==> flow/design.v <==
module Mux2to1 #(
    parameter DATA_WIDTH = 32   
)(
    input [DATA_WIDTH-1:0] in0,   
    input [DATA_WIDTH-1:0] in1,   
    input sel,                    
    output reg [DATA_WIDTH-1:0] out  
);
    always @(*) begin
        out = (sel == 1'b0) ? in0 : in1;
    end
endmodule
module Adder (
    input  [31:0]  a,
    input  [31:0]  b, 
    output [31:0] out
);
	reg [31:0] result;
	always@(*) begin
		result = a + b;     
	end
	assign out = result;
endmodule
module pc_incrementer (
    input [31:0] pc_in,
    output [31:0] pc_out
);
    assign pc_out = pc_in + 32'd1;  
endmodule
module branch_mux (
    input branch_taken,           
    input [31:0] branch_address,  
    input [31:0] next_pc,         
    output reg [31:0] pc_out      
);
    always @(*) begin
        if (branch_taken) begin
            pc_out = branch_address;  
        end else begin
            pc_out = next_pc;         
        end
    end
endmodule
module program_counter (
    input clk,                 
    input reset,               
    input freeze,              
    input [31:0] next_address,  
    output reg [31:0] pc        
);
    always @(posedge clk or posedge reset) begin
        if (reset) begin
            pc <= 32'b0;  
        end else if (!freeze) begin
            pc <= next_address;  
        end
    end
endmodule
module IF_Stage (
    input clk,                      
    input rst,                      
    input freeze,                   
    input Branch_taken,             
    input [31:0] BranchAddr,        
    input [31:0] imem_data,         
    output [31:0] PC,               
    output [31:0] Instruction       
);
    wire [31:0] next_address;        
    wire [31:0] selected_address;    
    program_counter pc_module (
        .clk(clk),
        .reset(rst),
        .freeze(freeze & ~Branch_taken),  
        .next_address(selected_address),  
        .pc(PC)
    );
    pc_incrementer pc_inc (
        .pc_in(PC),
        .pc_out(next_address)
    );
    branch_mux branch_selector (
        .branch_taken(Branch_taken),
        .branch_address(BranchAddr),
        .next_pc(next_address),
        .pc_out(selected_address)
    );
    assign Instruction = imem_data;
endmodule
module IF_Stage_Reg (
    input clk,                      
    input rst,                      
    input freeze,                   
    input flush,                    
    input [31:0] PC_in,             
    input [31:0] Instruction_in,    
    output reg [31:0] PC,           
    output reg [31:0] Instruction   
);
    always @(posedge clk or posedge rst) begin
        if (rst) begin
            PC <= 32'b0;
            Instruction <= 32'b0;
        end else if (flush) begin
            PC <= 32'b0;
            Instruction <= 32'b0;
        end else if (!freeze) begin
            PC <= PC_in;
            Instruction <= Instruction_in;
        end
    end
endmodule
module ConditionCheck(
    input [3:0] condition,
    input [3:0] status,
    output reg result
);
    wire n, z, c, v;
    assign {z, c, n, v} = status;
always @(condition, n, z, c, v) begin
        result = 1'b0;
        case (condition)
            4'b0000: result = z;              
            4'b0001: result = ~z;             
            4'b0010: result = c;              
            4'b0011: result = ~c;             
            4'b0100: result = n;              
            4'b0101: result = ~n;             
            4'b0110: result = v;              
            4'b0111: result = ~v;             
            4'b1000: result = c & ~z;         
            4'b1001: result = ~c | z;         
            4'b1010: result = (n == v);       
            4'b1011: result = (n != v);       
            4'b1100: result = ~z & (n == v);  
            4'b1101: result = z & (n != v);   
            4'b1110: result = 1'b1;           
            default: result = 1'b0;
        endcase
    end
endmodule
module ControlUnit(
    input [1:0] mode,
    input [3:0] opcode,
    input sIn,
    output reg [3:0] aluCmd,
    output reg memRead, memWrite,
    output reg wbEn, branch, sOut
);
    always @(mode, opcode, sIn) begin
        aluCmd = 4'd0;
        {memRead, memWrite} = 2'd0;
        {wbEn, branch, sOut} = 3'd0;
        case (opcode)
            4'b1101: aluCmd = 4'b0001;  
            4'b1111: aluCmd = 4'b1001;  
            4'b0100: aluCmd = 4'b0010;  
            4'b0101: aluCmd = 4'b0011;  
            4'b0010: aluCmd = 4'b0100;  
            4'b0110: aluCmd = 4'b0101;  
            4'b0000: aluCmd = 4'b0110;  
            4'b1100: aluCmd = 4'b0111;  
            4'b0001: aluCmd = 4'b1000;  
            4'b1010: aluCmd = 4'b0100;  
            4'b1000: aluCmd = 4'b0110;  
            default: aluCmd = 4'b0001;
        endcase
        case (mode)
            2'b00: begin
                sOut = sIn;
                wbEn = (opcode == 4'b1010 || opcode == 4'b1000) ? 1'b0 : 1'b1;
            end
            2'b01: begin
                wbEn = sIn;
                memRead = sIn;
                memWrite = ~sIn;
            end
            2'b10: branch = 1'b1;
            default:;
        endcase
    end
endmodule
module RegisterFile (
    input clk, rst,
    input [3:0] src1, src2, Dest_wb,
    input [31:0] Result_WB,
    input writeBackEn,
    output [31:0] Val_Rn,Val_Rm 
);
    reg [31:0] register_array [15:0];
    assign Val_Rn = register_array[src1];
    assign Val_Rm = register_array[src2];
    integer i;
    always @(negedge clk) begin
        if (rst) begin
            for (i = 0; i < 16; i = i + 1) begin
                register_array[i] <= 32'b0;
            end
        end else if (writeBackEn) begin
            register_array[Dest_wb] <= Result_WB;
        end
    end
endmodule
module ID_Stage (
    input clk,                
    input rst,                
    input [31:0] Instruction,  
    input [31:0] Result_WB,    
    input writeBackEn,         
    input [3:0] Dest_wb,       
    input hazard,              
    input [3:0] SR,            
    output WB_EN,              
    output MEM_R_EN,           
    output MEM_W_EN,           
    output [3:0] EXE_CMD,      
    output [31:0] Val_Rn,      
    output [31:0] Val_Rm,      
    output imm,                
    output [11:0] Shift_operand,  
    output signed [23:0] Signed_imm_24,  
    output [3:0] Dest,         
    output [3:0] src1,         
    output [3:0] src2,         
    output B,
    output S,
    output Two_src             
);
    wire [3:0] cond_code;           
    wire [1:0] mode;                
    wire [3:0] opcode;              
    wire cond_result;               
    wire ctrl_wbEn, ctrl_memRead, ctrl_memWrite, ctrl_branch, ctrl_s;
    wire [3:0] reg_src2;            
    wire [3:0] ctrl_aluCmd;         
    wire cond_final;                
    assign cond_code = Instruction[31:28];
    assign mode = Instruction[27:26];
    assign opcode = Instruction[24:21];
    assign imm = Instruction[25];
    assign Shift_operand = Instruction[11:0];
    assign Signed_imm_24 = Instruction[23:0];
    assign Dest = Instruction[15:12];
    assign src1 = Instruction[19:16];
    assign Two_src = ~imm | ctrl_memWrite;
    ConditionCheck condition_check(
        .condition(cond_code),
        .status(SR),
        .result(cond_result)
    );
    ControlUnit control_unit(
        .mode(mode),
        .opcode(opcode),
        .sIn(Instruction[20]),
        .aluCmd(ctrl_aluCmd),
        .memRead(ctrl_memRead),
        .memWrite(ctrl_memWrite),
        .wbEn(ctrl_wbEn),
        .branch(ctrl_branch),
        .sOut(ctrl_s)
    );
    RegisterFile rf(
        .clk(clk),
        .rst(rst),
        .src1(Instruction[19:16]),
        .src2(reg_src2),
        .Dest_wb(Dest_wb),
        .Result_WB(Result_WB),
        .writeBackEn(writeBackEn),
        .Val_Rn(Val_Rn),
        .Val_Rm(Val_Rm)
    );
    Mux2to1 #(.DATA_WIDTH(4)) mux_regSrc2(
        .in0(Instruction[3:0]),
        .in1(Instruction[15:12]),
        .sel(ctrl_memWrite),
        .out(reg_src2)
    );
    assign cond_final = ~cond_result | hazard;
    assign src2 = reg_src2;
    Mux2to1 #(.DATA_WIDTH(9)) mux_ctrlSignals(
        .in0({ctrl_aluCmd, ctrl_memRead, ctrl_memWrite, ctrl_wbEn, ctrl_branch, ctrl_s}),
        .in1(9'd0),
        .sel(cond_final),
        .out({EXE_CMD, MEM_R_EN, MEM_W_EN, WB_EN, B, S})
    );
endmodule
module ID_Stage_Reg (
    input clk,                
    input rst,                
    input flush,              
    input WB_EN_IN,           
    input MEM_R_EN_IN,        
    input MEM_W_EN_IN,        
    input B_in,               
    input S_in,               
    input [3:0] EXE_CMD_IN,   
    input [31:0] PC_IN,       
    input [31:0] Val_Rn_IN,   
    input [31:0] Val_Rm_IN,   
    input imm_IN,             
    input signed [11:0] Shift_operand_IN,  
    input [23:0] Signed_imm_24_IN,         
    input [3:0] Dest_IN,      
    input [3:0] SR_in,
    output reg WB_EN,         
    output reg MEM_R_EN,      
    output reg MEM_W_EN,      
    output reg [3:0] EXE_CMD,  
    output reg [31:0] PC,     
    output reg [31:0] Val_Rn,  
    output reg [31:0] Val_Rm,  
    output reg imm,           
    output reg [11:0] Shift_operand,  
    output reg [23:0] Signed_imm_24,  
    output reg [3:0] Dest,     
    output reg B_out,
    output reg S_out,
    output reg [3:0] SR_out
);
    always @(posedge clk or posedge rst) begin
        if (rst) begin
            WB_EN <= 1'b0;
            MEM_R_EN <= 1'b0;
            MEM_W_EN <= 1'b0;
            B_out <= 1'b0;
            S_out <= 1'b0;
            EXE_CMD <= 4'b0;
            PC <= 32'b0;
            Val_Rn <= 32'b0;
            Val_Rm <= 32'b0;
            imm <= 1'b0;
            Shift_operand <= 12'b0;
            Signed_imm_24 <= 24'b0;
            Dest <= 4'b0;
            SR_out <= 4'b0;
        end else if (flush) begin
            WB_EN <= 1'b0;
            MEM_R_EN <= 1'b0;
            MEM_W_EN <= 1'b0;
            B_out <= 1'b0;
            S_out <= 1'b0;
            EXE_CMD <= 4'b0;
            PC <= 32'b0;
            Val_Rn <= 32'b0;
            Val_Rm <= 32'b0;
            imm <= 1'b0;
            Shift_operand <= 12'b0;
            Signed_imm_24 <= 24'b0;
            Dest <= 4'b0;
            SR_out <= 4'b0;
        end else begin
            WB_EN <= WB_EN_IN;
            MEM_R_EN <= MEM_R_EN_IN;
            MEM_W_EN <= MEM_W_EN_IN;
            B_out <= B_in;
            S_out <= S_in;
            EXE_CMD <= EXE_CMD_IN;
            PC <= PC_IN;
            Val_Rn <= Val_Rn_IN;
            Val_Rm <= Val_Rm_IN;
            imm <= imm_IN;
            Shift_operand <= Shift_operand_IN;
            Signed_imm_24 <= Signed_imm_24_IN;
            Dest <= Dest_IN;
            SR_out <= SR_in;
        end
    end
endmodule
module Val2_Generator
(
    input       [11:0]    shifter_operand,
    input                           imm, is_for_memory,
    input   [31:0]       val_Rm,
    output reg [31:0]   val2_out
);
    reg [31:0]  _32bit_immd_temp;
    always @(*) begin
        _32bit_immd_temp = {24'b0, shifter_operand[7:0]};
        if(is_for_memory == 1'b1)
            val2_out = {20'b0, shifter_operand};
        else if(imm == 1'b1) begin
            val2_out = (_32bit_immd_temp >> {shifter_operand[11:8], 1'b0}) |
                       (_32bit_immd_temp << (6'd32 - {shifter_operand[11:8], 1'b0}));
        end
        else begin
            case (shifter_operand[6:5])
                00: begin
                    val2_out = val_Rm << shifter_operand[11:7];
                end
                01: begin
                    val2_out = val_Rm >> shifter_operand[11:7];
                end
                10: begin
                    val2_out = val_Rm >>> shifter_operand[11:7];
                end
                11: begin
                    val2_out = (val_Rm >> shifter_operand[11:7]) |
                               (val_Rm << (6'd32 - shifter_operand[11:7]));
                end
                default:begin
                    val2_out = val_Rm << shifter_operand[11:7];
                end
            endcase
        end
    end
endmodule
module ALU
(
    input       [31:0]   val1, val2,
    input                           carry,
    input       [3:0]               EX_command,
    output  [31:0]   res,
    output  [3:0]               SR
);
    reg V1, C1;
    wire N1, Z1;
    reg [32:0] temp_res;
    assign res = temp_res[31:0];
    assign SR = {Z1, C1, N1, V1};
    assign N1 = res[31];
    assign Z1 = |res ? 0:1;
    always @(*) begin
        V1 = 1'b0;
        C1 = 1'b0;
        case (EX_command)
            4'b0001: begin
                temp_res = val2;
            end
            4'b1001: begin
                temp_res = ~val2;
            end
            4'b0010: begin
                temp_res = val1 + val2;
                C1 = temp_res[32];
                V1 = (val1[31] ~^ val2[31]) & (temp_res[31] ^ val1[31]);
            end
            4'b0011: begin
                temp_res = val1 + val2 + carry;
                C1 = temp_res[32];
                V1 = (val1[31] ~^ val2[31]) & (temp_res[31] ^ val1[31]);
            end
            4'b0100: begin
                temp_res = {val1[31], val1} - {val2[31], val2};
                C1 = temp_res[32];
                V1 = (val1[31] ^ val2[31]) & (temp_res[31] ^ val1[31]);
            end
            4'b0101: begin
                temp_res = val1 - val2 - {31'b0,~carry}; 
                C1 = temp_res[32];
                V1 = (val1[31] ^ val2[31]) & (temp_res[31] ^ val1[31]);
            end
            4'b0110: begin
                temp_res = val1 & val2;
            end
            4'b0111: begin
                temp_res = val1 | val2;
            end
            4'b1000: begin
                temp_res = val1 ^ val2;
            end
            4'b1100: begin
                temp_res = {val1[31], val1} - {val2[31], val2};
                C1 = temp_res[32];
                V1 = (val1[31] ^ val2[31]) & (temp_res[31] ^ val1[31]);
            end
            4'b1110: begin
                temp_res = val1 & val2;
            end
            4'b1010: begin
                temp_res = val1 + val2;
            end
            4'b1010: begin
                temp_res = val1 - val2;
            end
            default:
                temp_res = 32'b0;
        endcase
    end
endmodule
module EXE_Stage
(
  input                    clk,
  input                    rst,
  input  [31:0] pc_in,
  input  [23:0] signed_immediate,
  input  [3:0] EX_command,
  input  [3:0] SR_in,
  input  [11:0] shifter_operand,
  input  [3:0] dst_in,
  input  mem_read_in, mem_write_in, imm, WB_en_in, B_in,
  input  [31:0] val_Rn_in, val_Rm_in,
  output [3:0] dst_out,
  output [3:0] SR_out,
  output [31:0] ALU_res,
  output [31:0] val_Rm_out,
  output [31:0] branch_address,
  output mem_read_out, mem_write_out, WB_en_out, B_out,
  output [31:0] pc 
);
  wire [31:0] val2;
  wire is_for_memory;
  Adder Adder_Inst(
    .a(pc_in + 1'b1),
    .b({{(8){signed_immediate[23]}}, signed_immediate}),
    .out(branch_address)
  );
  wire [31:0] alu_src1;
  wire [31:0] alu_src2;
  Val2_Generator Val2_Generator_Inst(
    .val_Rm(val_Rm_in),
    .shifter_operand(shifter_operand),
    .imm(imm),
    .is_for_memory(is_for_memory),
    .val2_out(val2)
	);
  ALU ALU_Inst(
    .val1(val_Rn_in),
    .val2(val2),
    .EX_command(EX_command),
    .carry(SR_in[2]),
    .res(ALU_res),
    .SR(SR_out)
  );
  assign is_for_memory = mem_read_in | mem_write_in;
  assign pc = pc_in;
  assign dst_out = dst_in;
	assign mem_read_out = mem_read_in;
	assign mem_write_out = mem_write_in;
  assign WB_en_out = WB_en_in;
  assign B_out = B_in;
  assign val_Rm_out = val_Rm_in;
endmodule
module EXE_Stage_Reg
(
  input                    clk,
  input                    rst,
  input  [31:0] pc_in,
  input  [3:0] dst_in,
  input  mem_read_in, mem_write_in, WB_en_in,
  input  [31:0] val_Rm_in,
  input [31:0] ALU_res_in,
  output reg [3:0] dst_out,
  output reg [31:0] ALU_res_out,
  output reg [31:0] val_Rm_out,
  output reg mem_read_out, mem_write_out, WB_en_out,
  output reg [31:0] pc 
);
always @(posedge clk, posedge rst) begin
    if(rst) begin
      pc <= 0;
      dst_out <=  0;
      ALU_res_out <= 0;
      val_Rm_out <= 0;
      mem_read_out <= 0;
      mem_write_out <= 0;
      WB_en_out <= 0;
    end
    else begin
      pc <= pc_in;
      dst_out <= dst_in;
      ALU_res_out <= ALU_res_in;
      val_Rm_out <= val_Rm_in;
      mem_read_out <= mem_read_in;
      mem_write_out <= mem_write_in;
      WB_en_out <= WB_en_in;
    end
end
endmodule
module MEM_Reg
(
    input                       clk,
    input                       rst,
    input [3:0] dst,
    input [31:0] ALU_res,
    input [31:0] mem,
    input mem_read, WB_en,
    output reg [3:0] dst_out,
    output reg [31:0] ALU_res_out,
    output reg [31:0] mem_out,
    output reg mem_read_out, WB_en_out
);
always @(posedge clk, posedge rst) begin
    if(rst) begin
        dst_out <= 0;
        ALU_res_out <= 0;
        mem_out <= 0;
        mem_read_out <= 0;
        WB_en_out <= 0;
    end
    else begin
        dst_out <= dst;
        ALU_res_out <= ALU_res;
        mem_out <= mem;
        mem_read_out <= mem_read;
        WB_en_out <= WB_en;
    end
end
endmodule
module WB_Stage
(
    input                    clk,
    input                    rst,
    input [3:0] dst,
    input [31:0] ALU_res,
    input [31:0] mem,
    input mem_read, WB_en,
    output [3:0] WB_Dest,
    output WB_en_out,
    output [31:0] WB_Value
);
assign WB_Dest = dst;
assign WB_en_out = WB_en;
Mux2to1 #(.DATA_WIDTH(32)) MUX_2_to_1_Reg_File (
		.in0(ALU_res), .in1(mem),
		.sel(mem_read),
		.out(WB_Value)
	);
endmodule
module Status_Reg
(
    input            clk,
    input            rst,
    input            load,
    input      [3:0] status_in,
    output reg [3:0] status
);
    always @(negedge clk or posedge rst) begin
  if(rst) begin
    status <= 0;
  end  
  else if(load) begin
    status <= status_in;
  end
  else begin
    status <= status;
  end    
 end
endmodule
module HazardUnit(
    input [3:0] rn, rdm,
    input twoSrc,
    input [3:0] destEx, destMem,
    input wbEnEx, wbEnMem,  
    output reg hazard
);
   always @(*) begin
        hazard = 1'b0;
        if (wbEnEx) begin
            if ((rn == destEx) || (twoSrc && (rdm == destEx))) begin
                hazard = 1'b1;
            end
        end
        if (wbEnMem) begin
            if ((rn == destMem) || (twoSrc && (rdm == destMem))) begin
                hazard = 1'b1;
            end
        end
    end
endmodule
module arm_core (
    input         clk,
    input         rst,
    output [7:0]  imem_addr,
    input  [31:0] imem_data,
    output [5:0]  dmem_addr,
    output [31:0] dmem_wdata,
    output        dmem_we,
    input  [31:0] dmem_rdata,
    output        wb_en,
    output [3:0]  wb_dest,
    output [31:0] wb_value
);
  wire [31:0] IF_stage_pc_out;
  wire [31:0] IF_stage_instruction_out;
  wire [31:0] branch_address;
  wire EXE_stage_B_out;
  wire hazard_detected;
  IF_Stage IF_Stage_Inst (
    .clk(clk),
    .rst(rst),
    .freeze(hazard_detected),
    .Branch_taken(EXE_stage_B_out),
    .BranchAddr(branch_address),
    .imem_data(imem_data),
    .PC(IF_stage_pc_out),
    .Instruction(IF_stage_instruction_out)
  );
  assign imem_addr = IF_stage_pc_out[7:0];
  wire [31:0] IF_reg_pc_out;
  wire [31:0] IF_reg_instruction_out;
  IF_Stage_Reg IF_Reg_Inst (
    .clk(clk),
    .rst(rst),
    .freeze(hazard_detected),
    .flush(EXE_stage_B_out),
    .PC_in(IF_stage_pc_out),
    .Instruction_in(IF_stage_instruction_out),
    .PC(IF_reg_pc_out),
    .Instruction(IF_reg_instruction_out)
  );
  wire [3:0]  ID_stage_reg_file_dst;
  wire [3:0]  ID_stage_reg_file_src1, ID_stage_reg_file_src2;
  wire [31:0] ID_stage_val_Rn, ID_stage_val_Rm;
  wire [23:0] ID_stage_signed_immediate;
  wire [11:0] ID_stage_shifter_operand;
  wire [3:0]  ID_stage_EX_command_out;
  wire [3:0]  status;
  wire ID_stage_mem_read_out, ID_stage_mem_write_out, ID_stage_WB_en_out,
       ID_stage_Imm_out, ID_stage_B_out, ID_stage_SR_update_out;
  wire [3:0]  WB_Stage_dst_out;
  wire [31:0] WB_Value;
  wire WB_Stage_WB_en_out;
  wire has_src1;
  ID_Stage ID_Stage_Inst (
    .clk(clk),
    .rst(rst),
    .hazard(hazard_detected),
    .Instruction(IF_reg_instruction_out),
    .Dest_wb(WB_Stage_dst_out),
    .Result_WB(WB_Value),
    .writeBackEn(WB_Stage_WB_en_out),
    .SR(status),
    .Dest(ID_stage_reg_file_dst),
    .Val_Rn(ID_stage_val_Rn), .Val_Rm(ID_stage_val_Rm),
    .Signed_imm_24(ID_stage_signed_immediate),
    .Shift_operand(ID_stage_shifter_operand),
    .EXE_CMD(ID_stage_EX_command_out),
    .MEM_R_EN(ID_stage_mem_read_out), .MEM_W_EN(ID_stage_mem_write_out),
    .WB_EN(ID_stage_WB_en_out),
    .imm(ID_stage_Imm_out),
    .B(ID_stage_B_out),
    .S(ID_stage_SR_update_out),
    .Two_src(has_src1),
    .src1(ID_stage_reg_file_src1),
    .src2(ID_stage_reg_file_src2)
  );
  wire [31:0] ID_reg_pc_out;
  wire [3:0]  ID_reg_reg_file_dst_out;
  wire [31:0] ID_reg_val_Rn_out, ID_reg_val_Rm_out;
  wire [23:0] ID_reg_signed_immediate_out;
  wire [11:0] ID_reg_shifter_operand_out;
  wire [3:0]  ID_reg_SR_out, ID_reg_EX_command_out;
  wire ID_reg_mem_read_out, ID_reg_mem_write_out, ID_reg_WB_en_out,
       ID_reg_Imm_out, ID_reg_B_out, ID_reg_SR_update_out;
  ID_Stage_Reg ID_Reg_Inst (
    .clk(clk),
    .rst(rst),
    .flush(EXE_stage_B_out),
    .PC_IN(IF_reg_pc_out),
    .Dest_IN(ID_stage_reg_file_dst),
    .Val_Rn_IN(ID_stage_val_Rn), .Val_Rm_IN(ID_stage_val_Rm),
    .Signed_imm_24_IN(ID_stage_signed_immediate),
    .Shift_operand_IN(ID_stage_shifter_operand),
    .EXE_CMD_IN(ID_stage_EX_command_out),
    .MEM_R_EN_IN(ID_stage_mem_read_out), .MEM_W_EN_IN(ID_stage_mem_write_out),
    .WB_EN_IN(ID_stage_WB_en_out),
    .imm_IN(ID_stage_Imm_out),
    .B_in(ID_stage_B_out),
    .S_in(ID_stage_SR_update_out),
    .PC(ID_reg_pc_out),
    .Dest(ID_reg_reg_file_dst_out),
    .Val_Rn(ID_reg_val_Rn_out), .Val_Rm(ID_reg_val_Rm_out),
    .Signed_imm_24(ID_reg_signed_immediate_out),
    .Shift_operand(ID_reg_shifter_operand_out),
    .EXE_CMD(ID_reg_EX_command_out),
    .MEM_R_EN(ID_reg_mem_read_out), .MEM_W_EN(ID_reg_mem_write_out),
    .WB_EN(ID_reg_WB_en_out),
    .imm(ID_reg_Imm_out),
    .B_out(ID_reg_B_out),
    .S_out(ID_reg_SR_update_out),
    .SR_in(status),
    .SR_out(ID_reg_SR_out)
  );
  wire [31:0] EXE_stage_pc_out;
  wire [3:0]  EXE_stage_reg_file_dst_out;
  wire [31:0] EXE_stage_val_Rm_out;
  wire [3:0]  EXE_stage_SR_out;
  wire [31:0] ALU_res;
  wire EXE_stage_mem_read_out, EXE_stage_mem_write_out, EXE_stage_WB_en_out;
  EXE_Stage EXE_Stage_Inst (
    .clk(clk),
    .rst(rst),
    .pc_in(ID_reg_pc_out),
    .signed_immediate(ID_reg_signed_immediate_out),
    .EX_command(ID_reg_EX_command_out),
    .SR_in(ID_reg_SR_out),
    .shifter_operand(ID_reg_shifter_operand_out),
    .dst_in(ID_reg_reg_file_dst_out),
    .mem_read_in(ID_reg_mem_read_out), .mem_write_in(ID_reg_mem_write_out),
    .imm(ID_reg_Imm_out),
    .WB_en_in(ID_reg_WB_en_out),
    .B_in(ID_reg_B_out),
    .val_Rn_in(ID_reg_val_Rn_out), .val_Rm_in(ID_reg_val_Rm_out),
    .dst_out(EXE_stage_reg_file_dst_out),
    .SR_out(EXE_stage_SR_out),
    .ALU_res(ALU_res),
    .val_Rm_out(EXE_stage_val_Rm_out),
    .branch_address(branch_address),
    .mem_read_out(EXE_stage_mem_read_out), .mem_write_out(EXE_stage_mem_write_out),
    .WB_en_out(EXE_stage_WB_en_out),
    .B_out(EXE_stage_B_out),
    .pc(EXE_stage_pc_out)
  );
  wire [31:0] EXE_reg_pc_out;
  wire [3:0]  EXE_reg_dst_out;
  wire [31:0] EXE_reg_ALU_res_out;
  wire [31:0] EXE_reg_val_Rm_out;
  wire EXE_reg_mem_read_out, EXE_reg_mem_write_out, EXE_reg_WB_en_out;
  EXE_Stage_Reg EXE_Reg_Inst (
    .clk(clk),
    .rst(rst),
    .pc_in(EXE_stage_pc_out),
    .dst_in(EXE_stage_reg_file_dst_out),
    .mem_read_in(EXE_stage_mem_read_out), .mem_write_in(EXE_stage_mem_write_out),
    .WB_en_in(EXE_stage_WB_en_out),
    .val_Rm_in(EXE_stage_val_Rm_out),
    .ALU_res_in(ALU_res),
    .dst_out(EXE_reg_dst_out),
    .ALU_res_out(EXE_reg_ALU_res_out),
    .val_Rm_out(EXE_reg_val_Rm_out),
    .mem_read_out(EXE_reg_mem_read_out), .mem_write_out(EXE_reg_mem_write_out),
    .WB_en_out(EXE_reg_WB_en_out),
    .pc(EXE_reg_pc_out)
  );
  wire [31:0] Mem_Stage_mem_out;
  assign dmem_addr  = EXE_reg_ALU_res_out[7:2];
  assign dmem_wdata = EXE_reg_val_Rm_out;
  assign dmem_we    = EXE_reg_mem_write_out;
  assign Mem_Stage_mem_out = EXE_reg_mem_read_out ? dmem_rdata : 32'b0;
  wire [3:0]  Mem_Reg_dst_out;
  wire [31:0] Mem_Reg_ALU_res_out;
  wire [31:0] Mem_Reg_mem_out;
  wire Mem_Reg_read_out, Mem_Reg_WB_en_out;
  MEM_Reg Mem_Reg_Inst (
    .clk(clk),
    .rst(rst),
    .dst(EXE_reg_dst_out),
    .ALU_res(EXE_reg_ALU_res_out),
    .mem(Mem_Stage_mem_out),
    .mem_read(EXE_reg_mem_read_out),
    .WB_en(EXE_reg_WB_en_out),
    .dst_out(Mem_Reg_dst_out),
    .ALU_res_out(Mem_Reg_ALU_res_out),
    .mem_out(Mem_Reg_mem_out),
    .mem_read_out(Mem_Reg_read_out),
    .WB_en_out(Mem_Reg_WB_en_out)
  );
  WB_Stage WB_Stage_Inst (
    .clk(clk),
    .rst(rst),
    .dst(Mem_Reg_dst_out),
    .ALU_res(Mem_Reg_ALU_res_out),
    .mem(Mem_Reg_mem_out),
    .mem_read(Mem_Reg_read_out),
    .WB_en(Mem_Reg_WB_en_out),
    .WB_Dest(WB_Stage_dst_out),
    .WB_en_out(WB_Stage_WB_en_out),
    .WB_Value(WB_Value)
  );
  assign wb_en    = WB_Stage_WB_en_out;
  assign wb_dest  = WB_Stage_dst_out;
  assign wb_value = WB_Value;
  Status_Reg Status_Reg_Inst (
    .clk(clk),
    .rst(rst),
    .load(ID_reg_SR_update_out),
    .status_in(EXE_stage_SR_out),
    .status(status)
  );
  HazardUnit Hazard_Detection_Unit_Inst (
    .rn(ID_stage_reg_file_src1),
    .rdm(ID_stage_reg_file_src2),
    .destEx(ID_reg_reg_file_dst_out),
    .destMem(EXE_reg_dst_out),
    .wbEnEx(ID_reg_WB_en_out),
    .wbEnMem(EXE_reg_WB_en_out),
    .twoSrc(has_src1),
    .hazard(hazard_detected)
  );
endmodule
== Reports on arm_core ==
What the tools print for arm_core, step after step.
Lines are those of the file above, counted from 1.
Operators: Yosys type, input widths -> output width; for muxes data width and select width s.
Library cell names are shortened.
The mark n/a stands for no value.

* Top module: arm_core
* Clock input: clk
* Cell library: sky130hd
* Library corner: tt_025C_1v80

== Word-level counts ==
Yosys after proc, flatten, opt, wreduce and memory -nomap, before mapping. Memory bits, and registers merged into a memory's read port (data or address), are not among the register bits. Print and check cells are not counted.
Memory sizes are those after Yosys's memory passes, which may raise the word count (mostly to a power of two), join words into wider ones and drop unused or constant bits.

* Add/sub/neg operators: 9
* Equal/unequal tests: 38
* Shift operators: 4
* Mux-type cells: 48
* Bitwise operators: 32
* Reductions and logical operators: 11

{| class="wikitable"
|+ Operators by type and width
! kind !! number
|-
| $mux 32 || 15
|-
| $pmux 32 s9 || 1
|-
| $sub 32x32->33 || 2
|-
| $add 32x1->32 const B || 2
|-
| $or 32x32->32 || 2
|-
| $eq 4x4->1 const B || 14
|-
| $add 32x32->33 || 1
|-
| $add 33x1->33 || 1
|-
| $sub 33x1->33 || 1
|-
| $add 32x32->32 || 1
|-
| $and 32x32->32 || 1
|-
| $xor 32x32->32 || 1
|-
| $shl 32x5->32 || 1
|-
| $shr 32x5->32 || 1
|-
| $not 32->32 || 1
|-
| $reduce_or 32->1 || 1
|-
| $eq 4x3->1 const B || 8
|-
| $shr 8x5->32 || 1
|-
| $shl 8x6->32 || 1
|-
| $mux 24 || 1
|-
| $mux 4 || 5
|-
| $mux 1 || 19
|-
| $eq 4x2->1 const B || 4
|-
| $eq 4x4->1 || 4
|-
| $pmux 1 s15 || 1
|-
| $mux 12 || 1
|-
| $not 1->1 || 9
|-
| $mux 9 || 1
|}

Other operator kinds: 19; their cells: 41.

* Bits in registers: 390
* Bits in writable memories: 512
* ROM bits: 64
* Memories kept: 2
* Input port bits: 66
* Output and inout port bits: 84
* Elaborated cells: 173

{| class="wikitable"
|+ Memories
! memory !! depth !! width !! RTL line !! source
|-
| ID_Stage_Inst.rf.register_array || 16 || 32 || 190 || <nowiki>reg [31:0] register_array [15:0];</nowiki>
|-
| (no name shown) || 16 || 4 || 154 || <nowiki>case (opcode)</nowiki>
|}

== Depth ==
Depth = most cells in a row (Yosys ltp): at word level without a register or memory, in the mapped netlist without a sequential cell, where the memories' decode and read muxes count.

* Word-level depth: 13
* ABC_AREA: 0
* Gate-level depth with buffers: 32
* Gate-level depth less buffers: 26

== Synthesis result ==
The flow's flattened synthesis, as Yosys stat reports it; memories are mapped. The netlist is that of the ABC_AREA named above (0 if unset); the other value can give another one.

* Cells in the netlist: 5166
* Chip area (Yosys): 51411.8 um^2
* Sequential part of the area: 22681.8 um^2
* Mapped flip-flops: 804
* Buffers: 416

{| class="wikitable"
|+ Cells by type
! cell type !! number !! total area (um^2)
|-
| edfxtp_1 || 512 || 1.54E+04
|-
| dfrtp_1 || 288 || 7.21E+03
|-
| mux4_2 || 191 || 4.3E+03
|-
| nor2_1 || 736 || 2762.65
|-
| nand2_1 || 589 || 2210.87
|-
| ha_1 || 163 || 2.04E+03
|-
| a211oi_1 || 240 || 1.8E+03
|-
| clkbuf_1 || 325 || 1219.92
|-
| and2_1 || 190 || 1188.64
|-
| a21oi_1 || 236 || 1.18E+03
|-
| mux2i_1 || 117 || 1.17E+03
|-
| xnor2_1 || 95 || 832.048
|-
| inv_1 || 171 || 641.866
|-
| nor2b_1 || 96 || 600.576
|-
| a311oi_1 || 68 || 595.571
|-
| o21ai_0 || 118 || 590.566
|-
| a31oi_1 || 85 || 531.76
|-
| o211ai_1 || 53 || 397.882
|}

Other cell types: 94; their cells: 893.
The figures by module come from a second, unflattened synthesis with its own total; it is not the netlist above.

* Cells (unflattened synthesis): 5425
* Area total of the unflattened synthesis: 62049.5 um^2

Each row is one instance without its submodules.

{| class="wikitable"
|+ Modules
! module !! instances !! cells !! area (um^2) !! seq. area (um^2)
|-
| RegisterFile || 1 || 1688 || 26586.7 || 15374.7
|-
| ALU || 1 || 1498 || 10402.5 || 0.0
|-
| Val2_Generator || 1 || 700 || 5597.9 || 0.0
|-
| ID_Stage_Reg || 1 || 317 || 4778.3 || 3753.6
|-
| IF_Stage_Reg || 1 || 207 || 2621.3 || 1601.5
|-
| EXE_Stage_Reg || 1 || 104 || 2581.2 || 2577.5
|-
| MEM_Reg || 1 || 71 || 1755.4 || 1751.7
|-
| Adder || 1 || 232 || 1720.4 || 0.0
|-
| program_counter || 1 || 69 || 1348.8 || 800.8
|-
| EXE_Stage || 1 || 169 || 1231.2 || 0.0
|-
| pc_incrementer || 1 || 86 || 610.6 || 0.0
|-
| Mux2to1 (DATA_WIDTH=32) || 1 || 36 || 544.3 || 0.0
|-
| branch_mux || 1 || 36 || 544.3 || 0.0
|-
| ID_Stage || 1 || 48 || 354.1 || 0.0
|}

Further modules, not shown: 9.

# Flow runs of arm_core

Design arm_core on sky130hd. What follows are 3 stored runs of the flow, each under its own settings; their order means nothing. The constraints put input and output delay at 20% of the set period each and load the outputs with 0.01 pF.

=== Flow run A ===
{| class="wikitable"
! Setting !! Value
|-
| CELL_PAD_IN_SITES_DETAIL_PLACEMENT || 1
|-
| CORE_ASPECT_RATIO || 1.34
|-
| CORE_UTILIZATION || 40
|-
| GPL_ROUTABILITY_DRIVEN || 1
|-
| GPL_TIMING_DRIVEN || 0
|-
| MAX_ROUTING_LAYER || met5
|-
| MIN_ROUTING_LAYER || met1
|-
| SETUP_SLACK_MARGIN || 2.88
|-
| SLEW_MARGIN || 35
|-
| period_ns || 11.1
|-
| CAP_MARGIN || 20
|-
| CORE_MARGIN || 2
|-
! Result !! Value
|-
| Die size || 131444.0 um^2
|-
| Worst hold slack after layout || 0.343 ns
|-
| Standard-cell area after routing || 66179.7 um^2
|-
| Yosys chip area after synthesis || 51411.8 um^2
|-
| Post-route setup TNS || -5.691 ns
|-
| Setup slack of the worst path || -1.808 ns
|}

=== Flow run B ===
{| class="wikitable"
! Setting !! Value
|-
| CORE_UTILIZATION || 43
|-
| PLACE_DENSITY || 0.6
|-
| period_ns || 15.7
|-
| CAP_MARGIN || 20
|-
| CORE_MARGIN || 2
|-
| SLEW_MARGIN || 20
|-
! Result !! Value
|-
| Die size || 122343.0 um^2
|-
| Worst hold slack after layout || 0.349 ns
|-
| Standard-cell area after routing || 62050.8 um^2
|-
| Yosys chip area after synthesis || 51411.8 um^2
|-
| Post-route setup TNS || 0.000 ns
|-
| Setup slack of the worst path || 0.417 ns
|}

=== Flow run C ===
{| class="wikitable"
! Setting !! Value
|-
| CELL_PAD_IN_SITES_DETAIL_PLACEMENT || 1
|-
| CORE_UTILIZATION || 40
|-
| CTS_CLUSTER_SIZE || 61
|-
| GPL_ROUTABILITY_DRIVEN || 1
|-
| GPL_TIMING_DRIVEN || 1
|-
| SETUP_SLACK_MARGIN || 3.66
|-
| period_ns || 17.1
|-
| CAP_MARGIN || 20
|-
| CORE_MARGIN || 2
|-
| SLEW_MARGIN || 20
|-
! Result !! Value
|-
| Die size || 131414.0 um^2
|-
| Worst hold slack after layout || 0.348 ns
|-
| Standard-cell area after routing || 64381.7 um^2
|-
| Yosys chip area after synthesis || 51411.8 um^2
|-
| Post-route setup TNS || 0.000 ns
|-
| Setup slack of the worst path || 1.737 ns
|}
